==> flow/design.v <==
module alu#(
  parameter WIDTH = 16
) (
  input [WIDTH-1:0] a,
  input [WIDTH-1:0] b,
  input cond,
  input [5:0] sel,
  output [WIDTH-1:0] out
);
assign out = alu(a, b, cond, sel);
function [WIDTH-1:0] alu(
  input [WIDTH-1:0] a,
  input [WIDTH-1:0] b,
  input cond,
  input [5:0] sel);
begin
  logic [WIDTH-1:0] add;
  logic [WIDTH:0] sub;
  logic of;
  logic zf;
  logic sf;  
  logic lt;  
  logic cf;  
  logic signed [WIDTH-1:0] sb;
  add = b + a;
  sub = b - a;
  of = is_overflow(a[15], b[15], sub[15]);
  zf = sub == {WIDTH{1'b0}};
  sf = sub[15];
  lt = sf ^ of;
  cf = sub[16];
  sb = b;
  casex (sel)
    6'b0000xx: alu = a + sel[1:0];
    6'b000100: alu = ~a;
    6'b0001x1: alu = a ^ 16'h8000;
    6'b000110: alu = a | (a[7] ? 16'hff00 : 16'd0);
    6'b001xxx: alu = b;
    6'b010000: alu = b & a;
    6'b010001: alu = b | a;
    6'b01001x: alu = b ^ a;
    6'b010100: alu = b >> a;
    6'b010101: alu = sb >>> a;
    6'b010110: alu = b << a;
    6'b100000: alu = add;
    6'b100001: alu = sub;
    6'b100010: alu = b * a;
    6'b101000: alu = {{WIDTH-1{1'b0}}, zf};
    6'b101001: alu = {{WIDTH-1{1'b0}}, ~zf};
    6'b101010: alu = lt;
    6'b101011: alu = lt | zf;
    6'b101100: alu = cf;
    6'b101101: alu = cf | zf;
    6'b11xxx0: alu = cond ? a : add;
    6'b11xxx1: alu = cond ? add : a;
    default:   alu = {WIDTH{1'b0}};
  endcase
end
endfunction
function is_overflow(input a, input b, input b_sub_a);
begin
  is_overflow = (b & ~a & ~b_sub_a) | (~b & a & b_sub_a);
end
endfunction
endmodule
module stack#(
  parameter WIDTH = 16,
  parameter DEPTH = 16
) (
  input rst,
  input clk,
  input pop,
  input push,
  input load,
  input [WIDTH-1:0] data_in,
  output [WIDTH-1:0] data0,
  output [WIDTH-1:0] data1
);
logic [WIDTH-1:0] data[0:DEPTH-1];
assign data0 = data[0];
assign data1 = data[1];
integer i;
always @(posedge clk, posedge rst) begin
  if (rst)
    for (i = 0; i < DEPTH; i = i+1) data[i] <= {WIDTH{1'b0}};
  else begin
    if (load)
      data[0] <= data_in;
    else if (pop)
      data[0] <= data[1];
    else if (push)
      data[0] <= {WIDTH{1'b0}};
    if (pop) begin
      for (i = 1; i < DEPTH-1; i = i+1) data[i] <= data[i + 1];
      data[DEPTH-1] <= {WIDTH{1'b0}};
    end
    else if (push) begin
      for (i = 1; i < DEPTH; i = i+1) data[i] <= data[i - 1];
    end
  end
end
endmodule
module signalizer(
  input rst,
  input clk,
  output phase_decode,
  output phase_exec,
  output phase_rdmem,
  output phase_fetch
);
logic reg1, reg2;
assign phase_decode = ~reg1 & ~reg2;
assign phase_exec   =  reg1 & ~reg2;
assign phase_rdmem  =  reg1 &  reg2;
assign phase_fetch  = ~reg1 &  reg2;
always @(posedge clk, posedge rst) begin
  if (rst) begin
    reg1 <= 1'b1;
    reg2 <= 1'b1;
  end else begin
    reg1 <= ~reg2;
    reg2 <= reg1;
  end
end
endmodule
module decoder(
  input [17:0] insn,
  output sign,
  output [15:0] imm_mask,
  output [2:0] src_a,
  output [1:0] src_b,
  output [5:0] alu_sel,
  output wr_stk1,
  output pop,
  output push,
  output load_stk,
  output load_fp,
  output load_gp,
  output load_ip,
  output load_isr,
  output cpop,
  output cpush,
  output byt,
  output dmem_ren,
  output dmem_wen,
  output set_ien, clear_ien,
  output call,
  output pmem_wenh, pmem_wenl
);
assign imm_mask = calc_imm_mask(insn[17:14]);
assign {sign, src_a, src_b, alu_sel,
  load_stk, load_fp, load_gp, load_ip, load_isr,
  push, pop, cpush, cpop,
  wr_stk1, byt, dmem_ren, dmem_wen,
  set_ien, clear_ien, call, pmem_wenh, pmem_wenl} = decode(insn);
function [29:0] decode(input [17:0] insn);
  logic sign;
  logic [2:0] src_a;
  logic [1:0] pp;
  logic [4:0] load;
  sign = insn[11];
  src_a = {1'b0, insn[13:12]};
  pp = insn[7:6];
  load = src_a === 3'h3;
  decode = 30'd0;
  casex (insn)
    18'b11_xxxx_xxxx_xxxx_xxxx:  
      decode = {1'b0, 3'h0, 2'h1,  6'h0f,     18'b10000_1000_0000_00_000};
    18'b00_00xx_xxxx_xxxx_xxxx:  
      decode = {sign, 3'h3,   2'h1,  6'h20,   18'b00010_0010_0000_00_100};
    18'b00_0100_xxxx_xxxx_xxxx:  
      decode = {sign, 3'h3,   2'h1,  6'h20,   18'b00010_0000_0000_00_000};
    18'b00_0101_xxxx_xxxx_xxxx:  
      decode = {sign, src_a, 2'h1,  6'h20,   18'b01000_0000_0000_00_000};
    18'b00_0110_xxxx_xxxx_xxxx:  
      decode = {sign, 3'h3,   2'h1,  6'h30,  18'b00010_0100_0000_00_000};
    18'b00_1000_xxxx_xxxx_xxxx:  
      decode = {1'b0, src_a, 2'h1,  6'h0f,     18'b10000_1000_0110_00_000};
    18'b00_10xx_xxxx_xxxx_xxxx:  
      decode = {1'b0, src_a, 2'h1,  6'h20,   18'b10000_1000_0110_00_000};
    18'b00_1100_xxxx_xxxx_xxxx:  
      decode = {1'b0, src_a, 2'h1,  6'h0f,     18'b00000_0100_0101_00_000};
    18'b00_11xx_xxxx_xxxx_xxxx:  
      decode = {1'b0, src_a, 2'h1,  6'h20,   18'b00000_0100_0101_00_000};
    18'b01_0000_xxxx_xxxx_xxx0:  
      decode = {1'b0, src_a, 2'h1,  6'h0f,     18'b10000_1000_0010_00_000};
    18'b01_00xx_xxxx_xxxx_xxx0:  
      decode = {1'b0, src_a, 2'h1,  6'h20,   18'b10000_1000_0010_00_000};
    18'b01_0000_xxxx_xxxx_xxx1:  
      decode = {1'b0, src_a, 2'h1,  6'h0f,     18'b00000_0100_0001_00_000};
    18'b01_00xx_xxxx_xxxx_xxx1:  
      decode = {1'b0, src_a, 2'h1,  6'h20,   18'b00000_0100_0001_00_000};
    18'b01_01xx_xxxx_xxxx_xxxx:  
      decode = {1'b0, src_a, 2'h1,  6'h20,   18'b10000_1000_0000_00_000};
    18'b01_11xx_0xxx_xxxx_xxxx:  
      decode = {1'b0, 3'h0, 2'h0, insn[5:0],  18'b10000_0000_0000_00_000 | (pp << 11)};
    18'b01_11xx_1xxx_xx00_0x00:  
      decode = {1'b0, 3'h4, 2'h1,  6'h00,     18'b00010_0001_0000_00_000};
    18'b01_11xx_1xxx_xx00_0x01:  
      decode = {1'b0, 3'h0, 2'h1,  6'h00,     18'b00010_0110_0000_00_100};
    18'b01_11xx_1xxx_xx00_0x10:  
      decode = {1'b0, 3'h4, 2'h1,  6'h00,     18'b01000_0001_0000_00_000};
    18'b01_11xx_1xxx_xx00_0x11:  
      decode = {1'b0, 3'h1,   2'h1,  6'h00,     18'b00000_0010_0000_00_000};
    18'b01_11xx_1xxx_xx00_10x0:  
      decode = {1'b0, 3'h0, 2'h1,  6'h00,     18'b10000_0000_0010_00_000};
    18'b01_11xx_1xxx_xx00_1100:  
      decode = {1'b0, 3'h0, 2'h1,  6'h00,     18'b10000_0100_1001_00_000};
    18'b01_11xx_1xxx_xx00_1110:  
      decode = {1'b0, 3'h0, 2'h1,  6'h00,     18'b00000_0100_1001_00_000};
    18'b01_11xx_1xxx_xx00_10x1:  
      decode = {1'b0, 3'h0, 2'h1,  6'h00,     18'b10000_0000_0110_00_000};
    18'b01_11xx_1xxx_xx00_1101:  
      decode = {1'b0, 3'h0, 2'h1,  6'h00,     18'b10000_0100_1101_00_000};
    18'b01_11xx_1xxx_xx00_1111:  
      decode = {1'b0, 3'h0, 2'h1,  6'h00,     18'b00000_0100_1101_00_000};
    18'b01_11xx_1xxx_xxx1_xx0x:  
      decode = {1'b0, 3'h3,   2'h2,  6'h0f,     18'b00010_0010_0000_00_000};
    18'b01_11xx_1xxx_xxx1_xx1x:  
      decode = {1'b0, 3'h4, 2'h1,  6'h00,     18'b00010_0001_0000_10_000};
    18'b01_11xx_1xxx_xx1x_x000:  
      decode = {1'b0, 3'h0, 2'h1,  6'h00,     18'b01000_0100_0000_00_000};
    18'b01_11xx_1xxx_xx1x_x001:  
      decode = {1'b0, 3'h0, 2'h1,  6'h00,     18'b00100_0100_0000_00_000};
    18'b01_11xx_1xxx_xx1x_x010:  
      decode = {1'b0, 3'h0, 2'h1,  6'h00,     18'b00001_0100_0000_00_000};
    18'b01_11xx_1xxx_xx1x_x100:  
      decode = {1'b0, 3'h0, 2'h1,  6'h00,     18'b10000_0100_1000_00_010};
    18'b01_11xx_1xxx_xx1x_x101:  
      decode = {1'b0, 3'h0, 2'h1,  6'h00,     18'b10000_0100_1000_00_001};
  endcase
endfunction
function [15:0] calc_imm_mask(input [3:0] op);
begin
  casex (op)
    4'b11xx: calc_imm_mask = 16'hffff;  
    4'b0000: calc_imm_mask = 16'h3fff;  
    4'b0100: calc_imm_mask = 16'h0ffe;  
    default: calc_imm_mask = 16'h0fff;  
  endcase
end
endfunction
endmodule
module signals(
  input rst,
  input clk,
  input irq,
  input [17:0] insn,
  output sign,
  output [15:0] imm_mask,
  output [2:0] src_a_sel,
  output [1:0] src_b_sel,
  output [5:0] alu_sel,
  output wr_stk1,
  output pop,
  output push,
  output load_stk,
  output load_fp,
  output load_gp,
  output load_ip,
  output load_insn,
  output load_isr,
  output cpop,
  output cpush,
  output byt,
  output dmem_ren,
  output dmem_wen,
  output set_ien, clear_ien,
  output [1:0] phase,
  output pmem_wenh, pmem_wenl
);
logic src_a_fp, src_a_gp, src_a_ip, src_a_cstk;
assign src_a_sel = src_a_fp ? 3'h1
                   : src_a_gp ? 3'h2
                   : src_a_ip ? 3'h3
                   : src_a_cstk ? 3'h4
                   : 3'h0;
assign src_a_fp = phase_half & (insn_src_a === 3'h1) & ~irq_pend;
assign src_a_gp = phase_half & (insn_src_a === 3'h2) & ~irq_pend;
assign src_a_ip = ~phase_half | (insn_src_a === 3'h3) | irq_pend | (insn_call & phase_decode);
assign src_a_cstk = phase_half & (insn_src_a === 3'h4) & ~irq_pend;
assign src_b_sel = irq_pend ? 2'h2 : insn_src_b;
assign alu_sel = phase_exec ? (irq_pend ? 6'h0f : insn_alu_sel) : phase_fetch ? 6'h01 : 6'h00;
assign pop = (insn_pop & ~irq_pend) & phase_exec;
assign push = (insn_push & ~irq_pend) & (insn_dmem_ren ? phase_rdmem : phase_exec);
assign load_stk = (insn_stk & ~irq_pend) & (insn_dmem_ren ? phase_rdmem : phase_exec);
assign load_fp = (insn_fp & ~irq_pend) & phase_exec;
assign load_gp = (insn_gp & ~irq_pend) & phase_exec;
assign load_ip = reload_ip | (phase_fetch & ~irq  );
assign load_insn = phase_fetch;
assign load_isr = (insn_isr & ~irq_pend) & phase_exec;
assign cpop = (insn_cpop & ~irq_pend) & phase_exec;
assign cpush = (insn_cpush | irq_pend) & phase_decode;
assign byt = (insn_byt & ~irq_pend);
assign dmem_ren = phase_rdmem & insn_dmem_ren;
assign dmem_wen = (insn_dmem_wen & ~irq_pend) & phase_exec;
assign set_ien = (insn_set_ien & ~irq_pend) & phase_exec;
assign clear_ien = (insn_clear_ien | irq_pend) & phase_exec;
assign phase = phase_decode ? 2'd0
             : phase_exec ? 2'd1
             : phase_rdmem ? 2'd2 : 2'd3;
assign pmem_wenh = (insn_pmem_wenh & ~irq_pend) & phase_exec;
assign pmem_wenl = (insn_pmem_wenl & ~irq_pend) & phase_exec;
logic phase_decode, phase_exec, phase_rdmem, phase_fetch, irq_pend;
signalizer signalizer(.*);
logic [2:0] insn_src_a;
logic [1:0] insn_src_b;
logic [5:0] insn_alu_sel;
logic insn_pop, insn_push, insn_stk, insn_fp, insn_gp, insn_ip, insn_isr,
  insn_cpop, insn_cpush, insn_byt, insn_dmem_ren, insn_dmem_wen,
  insn_set_ien, insn_clear_ien, insn_call, insn_pmem_wenh, insn_pmem_wenl;
decoder decoder(
  .insn(insn),
  .sign(sign),
  .imm_mask(imm_mask),
  .src_a(insn_src_a),
  .src_b(insn_src_b),
  .alu_sel(insn_alu_sel),
  .wr_stk1(wr_stk1),
  .pop(insn_pop),
  .push(insn_push),
  .load_stk(insn_stk),
  .load_fp(insn_fp),
  .load_gp(insn_gp),
  .load_ip(insn_ip),
  .load_isr(insn_isr),
  .cpop(insn_cpop),
  .cpush(insn_cpush),
  .byt(insn_byt),
  .dmem_ren(insn_dmem_ren),
  .dmem_wen(insn_dmem_wen),
  .set_ien(insn_set_ien),
  .clear_ien(insn_clear_ien),
  .call(insn_call),
  .pmem_wenh(insn_pmem_wenh),
  .pmem_wenl(insn_pmem_wenl)
);
logic reload_ip;
assign reload_ip = (insn_ip | irq_pend) & phase_exec;
logic phase_half;
assign phase_half = phase_decode | phase_exec;
always @(posedge rst, posedge clk) begin
  if (rst)
    irq_pend <= 1'b0;
  else if (phase_fetch)
    irq_pend <= irq;
end
endmodule
module cpu#(
  parameter CLOCK_HZ = 27_000_000
) (
  input  rst,
  input  clk,
  input  irq,
  output dmem_ren,  
  output dmem_wen,  
  output dmem_byt,  
  output [14-1:0] dmem_addr,
  input  [15:0] dmem_rdata,  
  output [15:0] dmem_wdata,  
  output pmem_wenh, pmem_wenl,
  output [14-1:0] pmem_addr,
  input  [17:0] pmem_rdata,  
  output [17:0] pmem_wdata   
);
logic sign, wr_stk1, pop, push,
  load_stk, load_fp, load_gp, load_ip, load_isr, cpop, cpush,
  irq_masked, ien, set_ien, clear_ien, load_insn;
logic [2:0] src_a_sel;
logic [1:0] src_b_sel;
logic [1:0] phase;
logic [5:0] alu_sel;
logic [15:0] stack0, stack1, stack_in, cstack0,
             alu_out, src_a, src_b, imm_mask, dmem_wdata_raw;
logic [15:0] fp, gp, ip, isr;
logic [14-1:0] dmem_addr_d;
logic [17:0] insn;
assign src_a = src_a_sel === 3'h1   ? fp
             : src_a_sel === 3'h2   ? gp
             : src_a_sel === 3'h3   ? ip
             : src_a_sel === 3'h4 ? cstack0
             : stack0;
assign src_b = src_b_sel === 2'd0 ? stack1
               : src_b_sel === 2'd1 ? mask_imm(insn[15:0], imm_mask, sign)
               : isr;
assign stack_in = dmem_ren ? byte_format(dmem_rdata, dmem_byt, dmem_addr_d[0]) : alu_out;
assign dmem_addr = alu_out[14-1:0];
assign dmem_wdata_raw = wr_stk1 ? stack1 : stack0;
assign dmem_wdata = dmem_addr[0] ? {dmem_wdata_raw[7:0], 8'd0} : dmem_wdata_raw;
assign pmem_addr = alu_out[14-1:0];
assign pmem_wdata = {dmem_wdata_raw[1:0], dmem_wdata_raw};
assign irq_masked = ien & irq;
alu alu(
  .a(src_a),
  .b(src_b),
  .cond(stack0[0]),
  .sel(alu_sel),
  .out(alu_out)
);
stack stack(
  .rst(rst),
  .clk(clk),
  .pop(pop),
  .push(push),
  .load(load_stk),
  .data_in(stack_in),
  .data0(stack0),
  .data1(stack1)
);
stack cstack(
  .rst(rst),
  .clk(clk),
  .pop(cpop),
  .push(cpush),
  .load(cpush),
  .data_in(alu_out),
  .data0(cstack0)
);
signals signals(
  .rst(rst),
  .clk(clk),
  .irq(irq_masked),
  .insn(insn),
  .sign(sign),
  .imm_mask(imm_mask),
  .src_a_sel(src_a_sel),
  .src_b_sel(src_b_sel),
  .alu_sel(alu_sel),
  .wr_stk1(wr_stk1),
  .pop(pop),
  .push(push),
  .load_stk(load_stk),
  .load_fp(load_fp),
  .load_gp(load_gp),
  .load_ip(load_ip),
  .load_insn(load_insn),
  .load_isr(load_isr),
  .cpop(cpop),
  .cpush(cpush),
  .byt(dmem_byt),
  .dmem_ren(dmem_ren),
  .dmem_wen(dmem_wen),
  .set_ien(set_ien),
  .clear_ien(clear_ien),
  .phase(phase),
  .pmem_wenh(pmem_wenh),
  .pmem_wenl(pmem_wenl)
);
always @(posedge clk, posedge rst) begin
  if (rst)
    fp <= 16'h4000;
  else if (load_fp)
    fp <= alu_out;
end
always @(posedge clk, posedge rst) begin
  if (rst)
    gp <= 16'h0100;
  else if (load_gp)
    gp <= alu_out;
end
always @(posedge clk, posedge rst) begin
  if (rst)
    ip <= 16'h0;
  else if (load_ip)
    ip <= alu_out;
end
always @(posedge clk, posedge rst) begin
  if (rst)
    isr <= 16'd0;
  else if (load_isr)
    isr <= alu_out;
end
always @(posedge clk, posedge rst) begin
  if (rst)
    insn <= 18'd0;
  else if (load_insn)
    insn <= pmem_rdata;
end
always @(posedge clk, posedge rst) begin
  if (rst)
    dmem_addr_d <= 14'd0;
  else
    dmem_addr_d <= dmem_addr;
end
always @(posedge clk, posedge rst) begin
  if (rst)
    ien <= 1'b1;
  else if (set_ien)
    ien <= 1'b1;
  else if (clear_ien)
    ien <= 1'b0;
end
function [15:0] byte_format(input [15:0] val16, input dmem_byt, input addr1);
begin
  if (~dmem_byt)
    byte_format = val16;
  else begin
    if (addr1)
      byte_format = val16 >> 8;
    else
      byte_format = val16 & 16'h00ff;
  end
end
endfunction
function [15:0] mask_imm(input [15:0] imm16, input [15:0] imm_mask, input sign);
begin
  logic [5:0] sign_bits;
  logic [15:0] masked;
  sign_bits = 6'b111111 ^ imm_mask[15:10];
  masked = imm16 & imm_mask;
  mask_imm = sign ? (masked | (sign_bits << 10)) : masked;
end
endfunction
endmodule
Tool chain data of cpu. What the tools print for cpu, step after step. Line numbers count from 1 in the design file above. Cell names lack the library's common part. The mark - stands for no value.

Top: cpu. Clock port: clk. Cell library: sky130hd. Timing corner: tt_025C_1v80.

Word-level counts. Counts by Yosys on the flattened word-level netlist (proc, flatten, opt, wreduce). Print and check cells are left out. Cells with the same type and inputs are merged into one.

The entry for multipliers reads 1. Under add/subtract/negate cells stands 3. Under reduce/logical cells stands 7. The entry for bitwise logic cells reads 73. Mux-type cells: 99. For shifts and indexed selects the number is 3. The entry for equality and inequality tests reads 63.

Operators by type and width (count): 16-bit two-way mux (79); 29-bit case mux with 15-bit select (1); 16-bit case mux with 22-bit select (1); 16-bit by 16-bit multiplier with 16-bit output (1); 30-bit case mux with 6-bit select (1); 29-bit case mux with 2-bit select (3); 25-bit case mux with 5-bit select (1); 10-bit by 9-bit equality test with 1-bit output with constant B (6); 6-bit equality test with constant B (9); 16-bit bitwise OR (3); 16-bit case mux with 3-bit select (1); 9-bit by 8-bit equality test with 1-bit output with constant B (5); 1-bit bitwise AND (44); 11-bit by 10-bit equality test with 1-bit output with constant B (4); 16-bit bitwise AND (2); 6-bit by 3-bit equality test with 1-bit output with constant B (5); 6-bit by 5-bit equality test with 1-bit output with constant B (5); 7-bit by 6-bit equality test with 1-bit output with constant B (4); 5-bit by 4-bit equality test with 1-bit output with constant B (4); 16-bit by 16-bit subtractor with 17-bit output (1); 17-bit zero test (1); 16-bit adder (1); 16-bit XOR (1); 16-bit by 16-bit << shifter with 16-bit output (1); 16-bit by 16-bit right shift with 16-bit output (1); 16-bit by 16-bit >>> shifter with 16-bit output (1); 16-bit by 2-bit adder with 16-bit output (1); 16-bit inverter (1).

Not listed: further kinds 23, cells in them 61.

Under cells after elaboration stands 291. The entry for register bits after elaboration reads 599. Output and inout port bits: 67.

Depth. Yosys ltp: most cells in a row. Word level: on the elaborated netlist, between registers, memories and ports. Mapped: between sequential cells and ports; inverters and the memories' decode and read muxes count.

The entry for depth in word-level cells reads 28. The entry for ABC_AREA reads 0. The figure for gate-level depth with buffers is 39.

Mapped cells and area. Source: synth_stat.txt of the flow (Yosys; design flattened, memories mapped). It holds for the ABC_AREA given above (unset counts as 0); a run with the other value may have another netlist.

Cell types: dfrtp_1 (count 594, area in all 1.49E+04 µm²); nand2_1 (count 1001, area in all 3.76E+03 µm²); mux2i_1 (count 282, area in all 2.82E+03 µm²); o21ai_0 (count 356, area in all 1.78E+03 µm²); nor2_1 (count 444, area in all 1.67E+03 µm²); fa_1 (count 83, area in all 1.66E+03 µm²); a31oi_1 (count 255, area in all 1595.28 µm²); ha_1 (count 84, area in all 1.05E+03 µm²); clkbuf_1 (count 247, area in all 927.139 µm²); a21oi_1 (count 151, area in all 755.725 µm²); inv_1 (count 175, area in all 656.88 µm²); mux2_2 (count 51, area in all 574.301 µm²); xnor2_1 (count 45, area in all 394.128 µm²); buf_4 (count 40, area in all 300.288 µm²); nand3_1 (count 60, area in all 300.288 µm²); nor3_1 (count 60, area in all 300.288 µm²); a211oi_1 (count 32, area in all 240.23 µm²); a21o_1 (count 26, area in all 195.187 µm²).

Not listed: further types 97, cells in them 545.

For mapped area the number is 0.038298 mm². For flip-flops the number is 599. The figure for cell count is 4531. The entry for buffers reads 358.

By module: a second synthesis without flattening, with its own total; a netlist apart from the flattened one above.

The figure for cell total of the unflattened synthesis is 4184. The figure for area total of the unflattened synthesis is 0.0394528 mm².

Each row is one instance without its submodules.

Modules: stack (instances 2, cells 1112, area 0.0119052 mm²); alu (instances 1, cells 1247, area 0.0089161 mm²); cpu (instances 1, cells 524, area 0.005519 mm²); decoder (instances 1, cells 130, area 0.0007833 mm²); signals (instances 1, cells 51, area 0.0003378 mm²); signalizer (instances 1, cells 8, area 0.0000863 mm²).

Worst setup path after synthesis. Source: OpenSTA report_checks on the synthesized netlist (no wires, ideal clock, input and output delay 20% of the period each), path of least setup slack; recovery checks are left aside. Register names are those of the netlist, which keeps one name where synthesis merged equal registers.

Path kind: register to output. Start: register insn[15]. End: output dmem_addr[9]. The figure for slack is 1149 ps. Launch time at the first pin: 0 ps. For period the number is 11500 ps. The entry for path delay reads 8051 ps. For driving pins on the path the number is 38. For external output delay the number is 2300 ps. The figure for arrival is 8051 ps. Data required time: 9200 ps. Under synthesis period reached stands 10351 ps.

"path delay" = arrival - input delay + setup time. At an output port there is no setup time. "driving pins on the path" counts driving pins, that of a launching flip-flop among them; a cell with two outputs on the path counts twice. "synthesis period reached" is the clock period less the worst setup slack; recovery checks do not enter. This is arithmetic on one report: input and output delays are still those of the set period (20% each). The rows between start and end are the longest chain of elaborated cells between them; the timing report does not say that the signal goes this way. Where chains are equally long, one stands for them. Each line given opens the expression or statement behind the cell; cells for indexed reads and writes are added by Yosys, which also makes memories of some case tables.

Cell sequence: dfrtp_1 buf_6 nor3b_1 a32o_1 o2bb2ai_1 nand4_2 o32ai_1 a31oi_4 inv_2 buf_2 buf_2 buf_2 buf_2 buf_2 nor2_1 fa_1 inv_1 fa_1 [2 not listed] inv_1 fa_1 fa_1 fa_1 inv_1 ha_1 o21ai_0 nand2b_1 xnor2_1 nor2_1 a221oi_1 o2111ai_1 a21oi_1 a21bo_2 a211oi_1 and2_1 inv_1 buf_4. For length of the longest elaborated chain the number is 21. The figure for elaborated cells on any way between the ends is 114. Classes of those cells: 3 x add/sub; 1 x mul; 62 x eq/ne; 3 x shift; 25 x mux; 18 x logic; 2 x reduce/logical.

Ends and longest elaborated chain, after synthesis: from (decl) (line 377) `logic [17:0] insn;`; from (assign) (line 475) `insn <= 18'd0;`; from (assign) (line 477) `insn <= pmem_rdata;`; 7-bit by 6-bit equality test with 1-bit output (line 166) `casex (insn)`; 29-bit case mux with 15-bit select (line 166); 29-bit case mux with 2-bit select x3 (line 166); 30-bit case mux with 6-bit select (line 166); 3-bit === test (line 281) `assign src_a_cstk = phase_half & (insn_src_a === 3'h4) & ~irq_pend;`; 1-bit bitwise AND x2 (line 281); 3-bit two-way mux (line 276) `: src_a_cstk ? 3'h4`; [4 not listed]; 16-bit two-way mux (line 381) `: src_a_sel === 3'h4 ? cstack0`; 16-bit two-way mux (line 380) `: src_a_sel === 3'h3   ? ip`; 16-bit two-way mux (line 379) `: src_a_sel === 3'h2   ? gp`; 16-bit two-way mux (line 378) `assign src_a = src_a_sel === 3'h1   ? fp`; 16-bit adder (line 25) `add = b + a;`; 16-bit two-way mux (line 55) `6'b11xxx1: alu = cond ? add : a;`; 16-bit case mux with 22-bit select (line 33) `casex (sel)`; to (decl) (line 358) `output [14-1:0] dmem_addr,`.

Path in the finished layout. Path of least setup slack in the final report of flow run A (OpenROAD, finished layout, wires in). Where an end is a register, its clock arrival counts in the times. The path's times are printed in steps of 10 ps; the period is the one set.

Path kind: register to output. Start: register insn[14]. End: output pmem_addr[9]. For driving pins on the path the number is 34. The figure for slack is 2570 ps. For external output delay the number is 3480 ps. Data required time: 13920 ps. For period the number is 17400 ps. Launch time at the first pin: 650 ps. The figure for arrival is 11350 ps.

The rows between start and end are the longest chain of elaborated cells between them; the timing report does not say that the signal goes this way. Where chains are equally long, one stands for them.

Cell sequence: dfrtp_1 and4b_1 a32o_1 o2bb2ai_1 nand4_2 o32ai_1 a31oi_4 buf_4 inv_2 buf_4 nor2_1 fa_1 inv_1 fa_1 inv_1 ha_1 inv_1 fa_1 fa_1 fa_1 inv_1 ha_1 o21ai_0 nand2b_1 xnor2_1 nor2_1 a221oi_1 o2111ai_1 a21oi_1 a21bo_2 a211oi_1 and2_1 inv_1 clkdlybuf4s50_1. For length of the longest elaborated chain the number is 21. The figure for elaborated cells on any way between the ends is 114. Classes of those cells: 3 x add/sub; 1 x mul; 62 x eq/ne; 3 x shift; 25 x mux; 18 x logic; 2 x reduce/logical.

Ends and longest elaborated chain, after layout: from (decl) (line 377) `logic [17:0] insn;`; from (assign) (line 475) `insn <= 18'd0;`; from (assign) (line 477) `insn <= pmem_rdata;`; 7-bit by 6-bit equality test with 1-bit output (line 166) `casex (insn)`; 29-bit case mux with 15-bit select (line 166); 29-bit case mux with 2-bit select x3 (line 166); 30-bit case mux with 6-bit select (line 166); 3-bit === test (line 281) `assign src_a_cstk = phase_half & (insn_src_a === 3'h4) & ~irq_pend;`; 1-bit bitwise AND x2 (line 281); 3-bit two-way mux (line 276) `: src_a_cstk ? 3'h4`; [4 not listed]; 16-bit two-way mux (line 381) `: src_a_sel === 3'h4 ? cstack0`; 16-bit two-way mux (line 380) `: src_a_sel === 3'h3   ? ip`; 16-bit two-way mux (line 379) `: src_a_sel === 3'h2   ? gp`; 16-bit two-way mux (line 378) `assign src_a = src_a_sel === 3'h1   ? fp`; 16-bit adder (line 25) `add = b + a;`; 16-bit two-way mux (line 55) `6'b11xxx1: alu = cond ? add : a;`; 16-bit case mux with 22-bit select (line 33) `casex (sel)`; to (decl) (line 362) `output [14-1:0] pmem_addr,`.

Memo
Re: implementation data of cpu

Measured results for cpu: 3 stored runs of the Yosys and OpenROAD flow on sky130hd. The settings differ; the order carries no meaning. The constraints put input and output delay at 20% of the set period each and load the outputs with 0.01 pF. "achieved clock period" is the run's clock period less its worst setup slack. It is reckoned from that one timing run; input and output delays stay at 20% of the period that was set. "time on the worst setup path" is the time allowed to the run's worst setup path (the clock period less input and output delay, where it has them) less its slack. Clock arrival times count: a late capture clock shortens it, a late launch clock lengthens it. "power consumption" rests on the timing tool's default activity at the inputs, not on a simulated workload. "time on the worst setup path" is given in steps of 10 ps.

Files of flow run A:
==> flow/run.sh <==
#!/bin/bash
# the make line also repeats the synthesis and layout settings of config.mk as NAME=value (left out here)
make -C /OpenROAD-flow-scripts/flow DESIGN_CONFIG=/design/flow/config.mk WORK_HOME=/design/flow/orfs CLKGATE_MAP_FILE= finish
==> flow/config.mk <==
export PLATFORM = sky130hd
export DESIGN_NAME = cpu
export DESIGN_NICKNAME = cpu
export VERILOG_FILES = /design/flow/design.v
export SDC_FILE = /design/flow/constraint.sdc
export NUM_CORES = 4
export LEC_CHECK = 0
export CAP_MARGIN = 10
export CELL_PAD_IN_SITES_DETAIL_PLACEMENT = 2
export CORE_ASPECT_RATIO = 1.0
export CORE_MARGIN = 8
export CORE_UTILIZATION = 41
export GPL_ROUTABILITY_DRIVEN = 0
export MAX_ROUTING_LAYER = met4
export PLACE_DENSITY_LB_ADDON = 0.09
export SLEW_MARGIN = 20
export TNS_END_PERCENT = 80
==> flow/constraint.sdc <==
create_clock -name core_clock -period 17.4 [get_ports {clk}]
set_input_delay 3.4800 -clock core_clock [delete_from_list [all_inputs] [get_ports {clk}]]
set_output_delay 3.4800 -clock core_clock [all_outputs]
set_load 0.01 [all_outputs]

Results of flow run A. For the worst slack on setup checks the run shows 2570 ps. The measured power consumption is 9.373 mW. The setup TNS reads 0 ps. For the synthesis area the run shows 0.038298 mm². For the smallest hold slack the run shows 427 ps. The time on the worst setup path is 11350 ps. Worst setup path type: register to output. The achieved clock period comes to 14830 ps. The standard-cell area after routing stands at 0.0424632 mm². For the area of the die the run shows 0.103446 mm². For the post-route utilization the run shows 45.7 %.

Files of flow run B:
==> flow/run.sh <==
#!/bin/bash
# the make line also repeats the synthesis and layout settings of config.mk as NAME=value (left out here)
make -C /OpenROAD-flow-scripts/flow DESIGN_CONFIG=/design/flow/config.mk WORK_HOME=/design/flow/orfs CLKGATE_MAP_FILE= finish
==> flow/config.mk <==
export PLATFORM = sky130hd
export DESIGN_NAME = cpu
export DESIGN_NICKNAME = cpu
export VERILOG_FILES = /design/flow/design.v
export SDC_FILE = /design/flow/constraint.sdc
export NUM_CORES = 4
export LEC_CHECK = 0
export CAP_MARGIN = 20
export CELL_PAD_IN_SITES_DETAIL_PLACEMENT = 2
export CORE_MARGIN = 2
export CORE_UTILIZATION = 49
export GPL_ROUTABILITY_DRIVEN = 0
export GPL_TIMING_DRIVEN = 0
export HOLD_SLACK_MARGIN = 0.09
export MAX_ROUTING_LAYER = met4
export MIN_ROUTING_LAYER = met2
export PLACE_DENSITY = 0.46
export SLEW_MARGIN = 20
==> flow/constraint.sdc <==
create_clock -name core_clock -period 6.74 [get_ports {clk}]
set_input_delay 1.3480 -clock core_clock [delete_from_list [all_inputs] [get_ports {clk}]]
set_output_delay 1.3480 -clock core_clock [all_outputs]
set_load 0.01 [all_outputs]

Outcome of flow run B: not finished: placement ended with error DPL-0033.

Files of flow run C:
==> flow/run.sh <==
#!/bin/bash
# the make line also repeats the synthesis and layout settings of config.mk as NAME=value (left out here)
make -C /OpenROAD-flow-scripts/flow DESIGN_CONFIG=/design/flow/config.mk WORK_HOME=/design/flow/orfs CLKGATE_MAP_FILE= finish
==> flow/config.mk <==
export PLATFORM = sky130hd
export DESIGN_NAME = cpu
export DESIGN_NICKNAME = cpu
export VERILOG_FILES = /design/flow/design.v
export SDC_FILE = /design/flow/constraint.sdc
export NUM_CORES = 4
export LEC_CHECK = 0
export CAP_MARGIN = 20
export CELL_PAD_IN_SITES_DETAIL_PLACEMENT = 1
export CORE_MARGIN = 2
export CORE_UTILIZATION = 49
export GPL_TIMING_DRIVEN = 0
export SLEW_MARGIN = 20
==> flow/constraint.sdc <==
create_clock -name core_clock -period 11.5 [get_ports {clk}]
set_input_delay 2.3000 -clock core_clock [delete_from_list [all_inputs] [get_ports {clk}]]
set_output_delay 2.3000 -clock core_clock [all_outputs]
set_load 0.01 [all_outputs]

Results of flow run C. The time on the worst setup path is 9500 ps. Worst setup path type: register to output. For the post-route utilization the run shows 59.8 %. The standard-cell area after routing stands at 0.0462894 mm². For the synthesis area the run shows 0.038298 mm². For the area of the die the run shows 0.0804119 mm². For the smallest hold slack the run shows 368 ps. The setup TNS reads -1609 ps. The achieved clock period comes to 11804 ps. For the worst slack on setup checks the run shows -304 ps. The measured power consumption is 17.867 mW.
